==> flow/design.v <==
module Booth4(
    input   wire    [63:0]  A,
    input   wire    [2:0]   B_pp,
    output  reg     [64:0]  PP,
    output  wire    E,
    output  wire    S
);
    assign E = ((B_pp == 3'b000) || (A[63] == B_pp[2])) && (B_pp != 3'b111);
    assign S = B_pp[2];
    always @ (*) begin
        case (B_pp)
            3'b000: PP = 65'b0;
            3'b001: PP = {A[63], A};
            3'b010: PP = {A[63], A};
            3'b011: PP = {A, 1'b0};
            3'b100: PP = ~{A, 1'b0};
            3'b101: PP = ~{A[63], A};
            3'b110: PP = ~{A[63], A};
            3'b111: PP = ~65'b0;
        endcase
    end
endmodule
module booth_mul64(
    input   wire    clk,
    input   wire    nrst,
    input   wire    [63:0]  A,
    input   wire    [63:0]  B,
    output  reg     [127:0] P,
    input   wire    start,
    output  wire    ready
);
    localparam S_IDLE = 2'b00;
    localparam S_LOAD = 2'b01;
    localparam S_BUSY = 2'b10;
    localparam S_FINISH = 2'b11;
    reg [1:0] STATE;
    reg [1:0] next_state;
    reg [5:0] count;
    assign ready = (STATE == S_IDLE);
    reg [63:0] A_buf;
    reg [64:0] B_buf;
    reg [67:0] P_cur;
    reg [63:0] P_sft;
    reg [63:0] Ss;
    wire [64:0] PP;
    wire E, S;
    Booth4 enc(A_buf, B_buf[2:0], PP, E, S);
    always @ (*) begin
        next_state = STATE;
        if (STATE == S_IDLE && start == 1'b1)
            next_state = S_LOAD;
        if (STATE == S_LOAD)
            next_state = S_BUSY;
        if (STATE == S_BUSY && count == 6'd31)
            next_state = S_FINISH;
        if (STATE == S_FINISH)
            next_state = S_IDLE;
    end
    always @ (posedge clk or negedge nrst) begin
        if (~nrst) begin
            STATE <= S_IDLE;
        end
        else begin
            STATE <= next_state;
        end
    end
    always @ (posedge clk or negedge nrst) begin
        if (~nrst) begin
            count <= 6'd0;
        end
        else begin
            if (STATE == S_BUSY)
                count <= count + 1;
            else
                count <= 6'd0;
        end
    end
    always @ (posedge clk or negedge nrst) begin
        if (~nrst) begin
            A_buf <= 64'd0;
            B_buf <= 64'd0;
        end
        else begin
            if (next_state == S_LOAD) begin
                A_buf <= A;
                B_buf <= {B, 1'b0};
            end
            else if (STATE == S_BUSY) begin
                B_buf <= B_buf >> 2;
            end
        end
    end
    always @ (posedge clk or negedge nrst) begin
        if (~nrst) begin
            P_cur <= 68'd0;
            P_sft <= 64'd0;
        end
        else begin
            if (STATE == S_BUSY) begin
                if (count == 6'd0)
                    {P_cur, P_sft} <= {(P_cur + {E, ~E, ~E, PP}), P_sft} >> 2;
                else
                    {P_cur, P_sft} <= {(P_cur + {1'b1, E, PP}), P_sft} >> 2;
            end
            else begin
                P_cur <= 68'd0;
                P_sft <= 64'd0;
            end
        end
    end
    always @ (posedge clk or negedge nrst) begin
        if (~nrst) begin
            Ss <= 64'b0;
        end
        else begin
            if (STATE == S_BUSY) begin
                Ss <= {1'b0, S, Ss[63:2]};
            end
            else begin
                Ss <= 64'd0;
            end
        end
    end
    always @ (posedge clk or negedge nrst) begin
        if (~nrst) begin
            P <= 128'd0;
        end
        else begin
            if (STATE == S_FINISH) begin
                P <= {P_cur[63:0], P_sft} + Ss;
            end
            else if (next_state == S_LOAD) begin
                P <= 128'd0;
            end
        end
    end
endmodule
### Tool chain data of booth_mul64

Tool output for the design above, in the order of the flow.
Line numbers count from 1 in the design file above.
Library cell names are shortened.
A cell with - has no value.

* design top: booth_mul64
* clock port: clk
* standard-cell library: sky130hd
* timing corner: tt_025C_1v80

### Word-level counts

Source: Yosys, flattened and elaborated, memories not mapped. Widths are those after wreduce. Registers that Yosys merges into a memory's read port (data or address) are not register bits. Print and check cells do not count. Equal cells are merged and count once.

* bits in registers: 458
* bits of input ports: 131
* output and inout bits: 129
* elaborated cells: 55

* add/sub/neg operators: 4
* equality and inequality tests: 14
* muxes and demuxes: 15
* bitwise logic cells: 3
* reduce/logical cells: 11

Operators with widths (number)
* 65-bit parallel mux with 6-bit select: 1
* 128-bit two-way mux: 2
* 66-bit two-way mux: 2
* 65-bit inverter: 2
* 65-bit two-way mux: 2
* 128-bit by 63-bit adder with 128-bit output: 1
* 64-bit two-way mux: 2
* 66-bit by 67-bit adder with 68-bit output: 1
* 66-bit by 68-bit adder with 68-bit output: 1
* 63-bit two-way mux: 1
* 3-bit == test with constant B: 4
* 2-bit two-way mux: 4
* 3-bit by 2-bit == test with 1-bit output with constant B: 2
* 6-bit by 1-bit adder with 6-bit output with constant B: 1
* 6-bit by 5-bit == test with 1-bit output with constant B: 1
* 6-bit logical NOT: 1
* 6-bit two-way mux: 1
* 2-bit by 1-bit == test with 1-bit output with constant B: 2
* 2-bit == test with constant B: 2
* 2-bit nonzero test: 2
* 2-bit OR reduction: 2
* 1-bit logical AND: 3
* 3-bit by 1-bit == test with 1-bit output with constant B: 1
* 3-bit inequality test with constant B: 1
* 3-bit logical NOT: 1
* 2-bit logical NOT: 1
* 1-bit == test: 1
* 1-bit logical OR: 1
* 1-bit inverter: 1

### Longest topological paths

Longest topological path by Yosys (ltp), each cell counted once; first at word level (registers and memories cut), then after technology mapping (sequential cells cut; the memories' decode and read muxes count).

* word-level depth: 9
* ABC_AREA: 0
* depth in mapped cells: 20
* depth with buffers taken out: 17

### Synthesis result

Source: synth_stat.txt of the flow (Yosys; design flattened, memories mapped). It holds for the ABC_AREA given above (unset counts as 0); a run with the other value may have another netlist.

Cell types (number)
* dfrtp_1: 428
* nand2_1: 534
* ha_1: 103
* o21ai_0: 229
* nor2_1: 266
* xnor2_1: 107
* a21oi_1: 165
* and2_1: 116
* xor2_1: 82
* mux2i_1: 66
* clkbuf_1: 159
* a221oi_1: 67
* o22ai_1: 70
* a21o_1: 56
* nand3_1: 57
* a31oi_1: 36
* nand4_1: 33
* and3_1: 30

Other cell types: 56; their cells: 294.

* cells in the netlist: 2898
* cell area after synthesis: 25054.0 um^2
* sequential area: 10736.5 um^2
* mapped flip-flops: 429
* buffers: 179

The figures by module come from a second, unflattened synthesis with its own total; it is not the netlist above.

* cells (unflattened synthesis): 2871
* area total of the unflattened synthesis: 25456.9 um^2

Each row is one instance without its submodules.

By module
* booth_mul64: instances 1, cells 2552, area 23188.5 um^2, seq. area 10736.5 um^2
* Booth4: instances 1, cells 319, area 2268.4 um^2, seq. area 0.0 um^2

### Timing after synthesis

Source: OpenSTA report_checks on the synthesized netlist (no wires, ideal clock, input and output delay 20% of the period each), path of least setup slack; recovery checks are left aside. Register names are those of the netlist, which keeps one name where synthesis merged equal registers.

* path type: register to register
* from: register B_buf[1]
* to: register P_cur[63]
* period: 6.0 ns
* launch time at the first pin: 0.000 ns
* data arrival time: 4.128 ns
* required time: 5.872 ns
* setup slack: 1.745 ns
* delay of the path: 4.256 ns
* stages: 19
* buffers on the path: 2
* synthesis period reached: 4.255 ns

"delay of the path" is the arrival time less input delay plus setup time.
"stages": output pins that drive a net of the path, with the launching flip-flop's if there is one; two outputs of one cell count as two.
"synthesis period reached" is the clock period less the worst setup slack; recovery checks do not enter. This is arithmetic on one report: input and output delays are still those of the set period (20% each).
Between the ends stands the longest chain of elaborated cells between them, by number of cells; it is not shown to be the way that was timed. Of several equally long chains one is given.
Each line given opens the expression or statement behind the cell; cells for indexed reads and writes are added by Yosys, which also makes memories of some case tables.
At most two assigning lines are given for a register; there are more.

* cells stage by stage: dfrtp_1 clkbuf_1 clkbuf_1 o22ai_1 nor2_1 nor2_1 a221oi_1 ha_1 a21oi_1 a2111oi_4 o21ai_2 o21ai_2 a21oi_2 o41a_1 o21a_1 o211ai_2 a31oi_1 o221ai_2 mux2_1
* length of the longest elaborated chain: 7

RTL lines, path post-synthesis
* start: declaration: line 41 `reg [64:0] B_buf;`
* start: assignment: line 86 `B_buf <= {B, 1'b0};`
* start: assignment: line 89 `B_buf <= B_buf >> 2;`
* 3-bit logical NOT: line 8 `assign E = ((B_pp == 3'b000) || (A[63] == B_pp[2])) && (B_pp != 3'b111);`
* 1-bit logical OR: line 8
* 1-bit logical AND: line 8
* 1-bit inverter: line 101 `{P_cur, P_sft} <= {(P_cur + {E, ~E, ~E, PP}), P_sft} >> 2;`
* 66-bit by 68-bit adder with 68-bit output: line 101
* 66-bit two-way mux: line 100 `if (count == 6'd0)`
* 66-bit two-way mux: line 99 `if (STATE == S_BUSY) begin`
* end: assignment: line 95 `P_cur <= 68'd0;`
* end: assignment: line 106 `P_cur <= 68'd0;`

### Worst path after layout

Path of least setup slack in the final report of run A (OpenROAD, finished layout, wires in). Where an end is a register, its clock arrival counts in the times.

* path type: register to register
* from: register B_buf[1]
* to: register P_cur[63]
* period: 5.13 ns
* launch time at the first pin: 0.60 ns
* data arrival time: 4.74 ns
* required time: 5.62 ns
* setup slack: 0.88 ns
* stages: 18
* buffers on the path: 2

Between the ends stands the longest chain of elaborated cells between them, by number of cells; it is not shown to be the way that was timed. Of several equally long chains one is given.
At most two assigning lines are given for a register; there are more.

* cells stage by stage: dfrtp_4 buf_6 xor2_4 and2_4 a221oi_2 ha_1 buf_6 a21oi_4 a2111oi_4 o21ai_2 o21ai_2 a21oi_2 o41a_1 o21a_4 o211ai_4 a31oi_4 o221ai_2 mux2_1
* length of the longest elaborated chain: 7

RTL lines, path after layout
* start: declaration: line 41 `reg [64:0] B_buf;`
* start: assignment: line 86 `B_buf <= {B, 1'b0};`
* start: assignment: line 89 `B_buf <= B_buf >> 2;`
* 3-bit logical NOT: line 8 `assign E = ((B_pp == 3'b000) || (A[63] == B_pp[2])) && (B_pp != 3'b111);`
* 1-bit logical OR: line 8
* 1-bit logical AND: line 8
* 1-bit inverter: line 101 `{P_cur, P_sft} <= {(P_cur + {E, ~E, ~E, PP}), P_sft} >> 2;`
* 66-bit by 68-bit adder with 68-bit output: line 101
* 66-bit two-way mux: line 100 `if (count == 6'd0)`
* 66-bit two-way mux: line 99 `if (STATE == S_BUSY) begin`
* end: assignment: line 95 `P_cur <= 68'd0;`
* end: assignment: line 106 `P_cur <= 68'd0;`

## Implementation results

Measured data: module booth_mul64, platform sky130hd, 4 stored runs of the flow under differing settings, order arbitrary. Input and output delays are each 20% of the period that was set; the output load is 0.01 pF.
"achieved clock period" means the clock period less the worst setup slack. The figure is calculated, with input and output delays left at 20% of the set period.
"time on the worst setup path": the worst setup path's part of the clock period (all of it between registers, 20% less for each end at a port) less its slack. A launch clock that arrives late makes it longer, a capture clock that arrives late makes it shorter.

### Run A

==> flow/run.sh <==
#!/bin/bash
# the make line also repeats the synthesis and layout settings of config.mk as NAME=value (left out here)
make -C /OpenROAD-flow-scripts/flow DESIGN_CONFIG=/design/flow/config.mk WORK_HOME=/design/flow/orfs CLKGATE_MAP_FILE= finish
==> flow/config.mk <==
export PLATFORM = sky130hd
export DESIGN_NAME = booth_mul64
export DESIGN_NICKNAME = booth_mul64
export VERILOG_FILES = /design/flow/design.v
export SDC_FILE = /design/flow/constraint.sdc
export NUM_CORES = 4
export LEC_CHECK = 0
export CAP_MARGIN = 20
export CORE_MARGIN = 2
export CORE_UTILIZATION = 40
export SETUP_SLACK_MARGIN = 1.51
export SLEW_MARGIN = 20
==> flow/constraint.sdc <==
create_clock -name core_clock -period 5.13 [get_ports {clk}]
set_input_delay 1.0260 -clock core_clock [delete_from_list [all_inputs] [get_ports {clk}]]
set_output_delay 1.0260 -clock core_clock [all_outputs]
set_load 0.01 [all_outputs]

Results of run A:
- Achieved clock period: 4.248 ns
- Worst-case hold slack: 0.468 ns
- Area of the synthesized netlist: 25054.0 um^2
- Standard-cell area after routing: 33026.7 um^2
- Time on the worst setup path: 4.25 ns
- Worst setup path type: register to register
- Smallest setup slack: 0.882 ns
- Total die area: 64653.2 um^2
- Final design utilization: 53.4%

### Run B

==> flow/run.sh <==
#!/bin/bash
# the make line also repeats the synthesis and layout settings of config.mk as NAME=value (left out here)
make -C /OpenROAD-flow-scripts/flow DESIGN_CONFIG=/design/flow/config.mk WORK_HOME=/design/flow/orfs CLKGATE_MAP_FILE= finish
==> flow/config.mk <==
export PLATFORM = sky130hd
export DESIGN_NAME = booth_mul64
export DESIGN_NICKNAME = booth_mul64
export VERILOG_FILES = /design/flow/design.v
export SDC_FILE = /design/flow/constraint.sdc
export NUM_CORES = 4
export LEC_CHECK = 0
export ABC_AREA = 0
export CAP_MARGIN = 0
export CORE_MARGIN = 8
export CORE_UTILIZATION = 40
export GPL_TIMING_DRIVEN = 0
export MIN_ROUTING_LAYER = met2
export PLACE_DENSITY_LB_ADDON = 0.26
export SLEW_MARGIN = 25
==> flow/constraint.sdc <==
create_clock -name core_clock -period 6.0 [get_ports {clk}]
set_input_delay 1.2000 -clock core_clock [delete_from_list [all_inputs] [get_ports {clk}]]
set_output_delay 1.2000 -clock core_clock [all_outputs]
set_load 0.01 [all_outputs]

Results of run B:
- Achieved clock period: 5.866 ns
- Worst-case hold slack: 0.465 ns
- Area of the synthesized netlist: 25054.0 um^2
- Standard-cell area after routing: 30580.6 um^2
- Time on the worst setup path: 5.87 ns
- Worst setup path type: register to register
- Smallest setup slack: 0.134 ns
- Total die area: 70899.7 um^2
- Final design utilization: 49.5%

### Run C

==> flow/run.sh <==
#!/bin/bash
# the make line also repeats the synthesis and layout settings of config.mk as NAME=value (left out here)
make -C /OpenROAD-flow-scripts/flow DESIGN_CONFIG=/design/flow/config.mk WORK_HOME=/design/flow/orfs CLKGATE_MAP_FILE= finish
==> flow/config.mk <==
export PLATFORM = sky130hd
export DESIGN_NAME = booth_mul64
export DESIGN_NICKNAME = booth_mul64
export VERILOG_FILES = /design/flow/design.v
export SDC_FILE = /design/flow/constraint.sdc
export NUM_CORES = 4
export LEC_CHECK = 0
export CAP_MARGIN = 20
export CELL_PAD_IN_SITES_DETAIL_PLACEMENT = 2
export CORE_MARGIN = 2
export CORE_UTILIZATION = 43
export GPL_ROUTABILITY_DRIVEN = 0
export HOLD_SLACK_MARGIN = -0.07
export MIN_ROUTING_LAYER = met1
export PLACE_DENSITY = 0.71
export SETUP_SLACK_MARGIN = 0.61
export SLEW_MARGIN = 20
export TNS_END_PERCENT = 50
==> flow/constraint.sdc <==
create_clock -name core_clock -period 4.91 [get_ports {clk}]
set_input_delay 0.9820 -clock core_clock [delete_from_list [all_inputs] [get_ports {clk}]]
set_output_delay 0.9820 -clock core_clock [all_outputs]
set_load 0.01 [all_outputs]

Outcome of run C: no final report: routing broke off with GRT-0116

### Run D

==> flow/run.sh <==
#!/bin/bash
# the make line also repeats the synthesis and layout settings of config.mk as NAME=value (left out here)
make -C /OpenROAD-flow-scripts/flow DESIGN_CONFIG=/design/flow/config.mk WORK_HOME=/design/flow/orfs CLKGATE_MAP_FILE= finish
==> flow/config.mk <==
export PLATFORM = sky130hd
export DESIGN_NAME = booth_mul64
export DESIGN_NICKNAME = booth_mul64
export VERILOG_FILES = /design/flow/design.v
export SDC_FILE = /design/flow/constraint.sdc
export NUM_CORES = 4
export LEC_CHECK = 0
export ABC_AREA = 1
export CAP_MARGIN = 15
export CELL_PAD_IN_SITES_DETAIL_PLACEMENT = 1
export CORE_MARGIN = 8
export CORE_UTILIZATION = 35
export GPL_TIMING_DRIVEN = 1
export MIN_ROUTING_LAYER = met2
export PLACE_DENSITY_LB_ADDON = 0.26
export SLEW_MARGIN = 25
==> flow/constraint.sdc <==
create_clock -name core_clock -period 6.0 [get_ports {clk}]
set_input_delay 1.2000 -clock core_clock [delete_from_list [all_inputs] [get_ports {clk}]]
set_output_delay 1.2000 -clock core_clock [all_outputs]
set_load 0.01 [all_outputs]

Results of run D:
- Achieved clock period: 4.515 ns
- Worst-case hold slack: 0.473 ns
- Area of the synthesized netlist: 30858.3 um^2
- Standard-cell area after routing: 36567.6 um^2
- Time on the worst setup path: 4.51 ns
- Worst setup path type: register to register
- Smallest setup slack: 1.485 ns
- Total die area: 97925.2 um^2
- Final design utilization: 41.6%
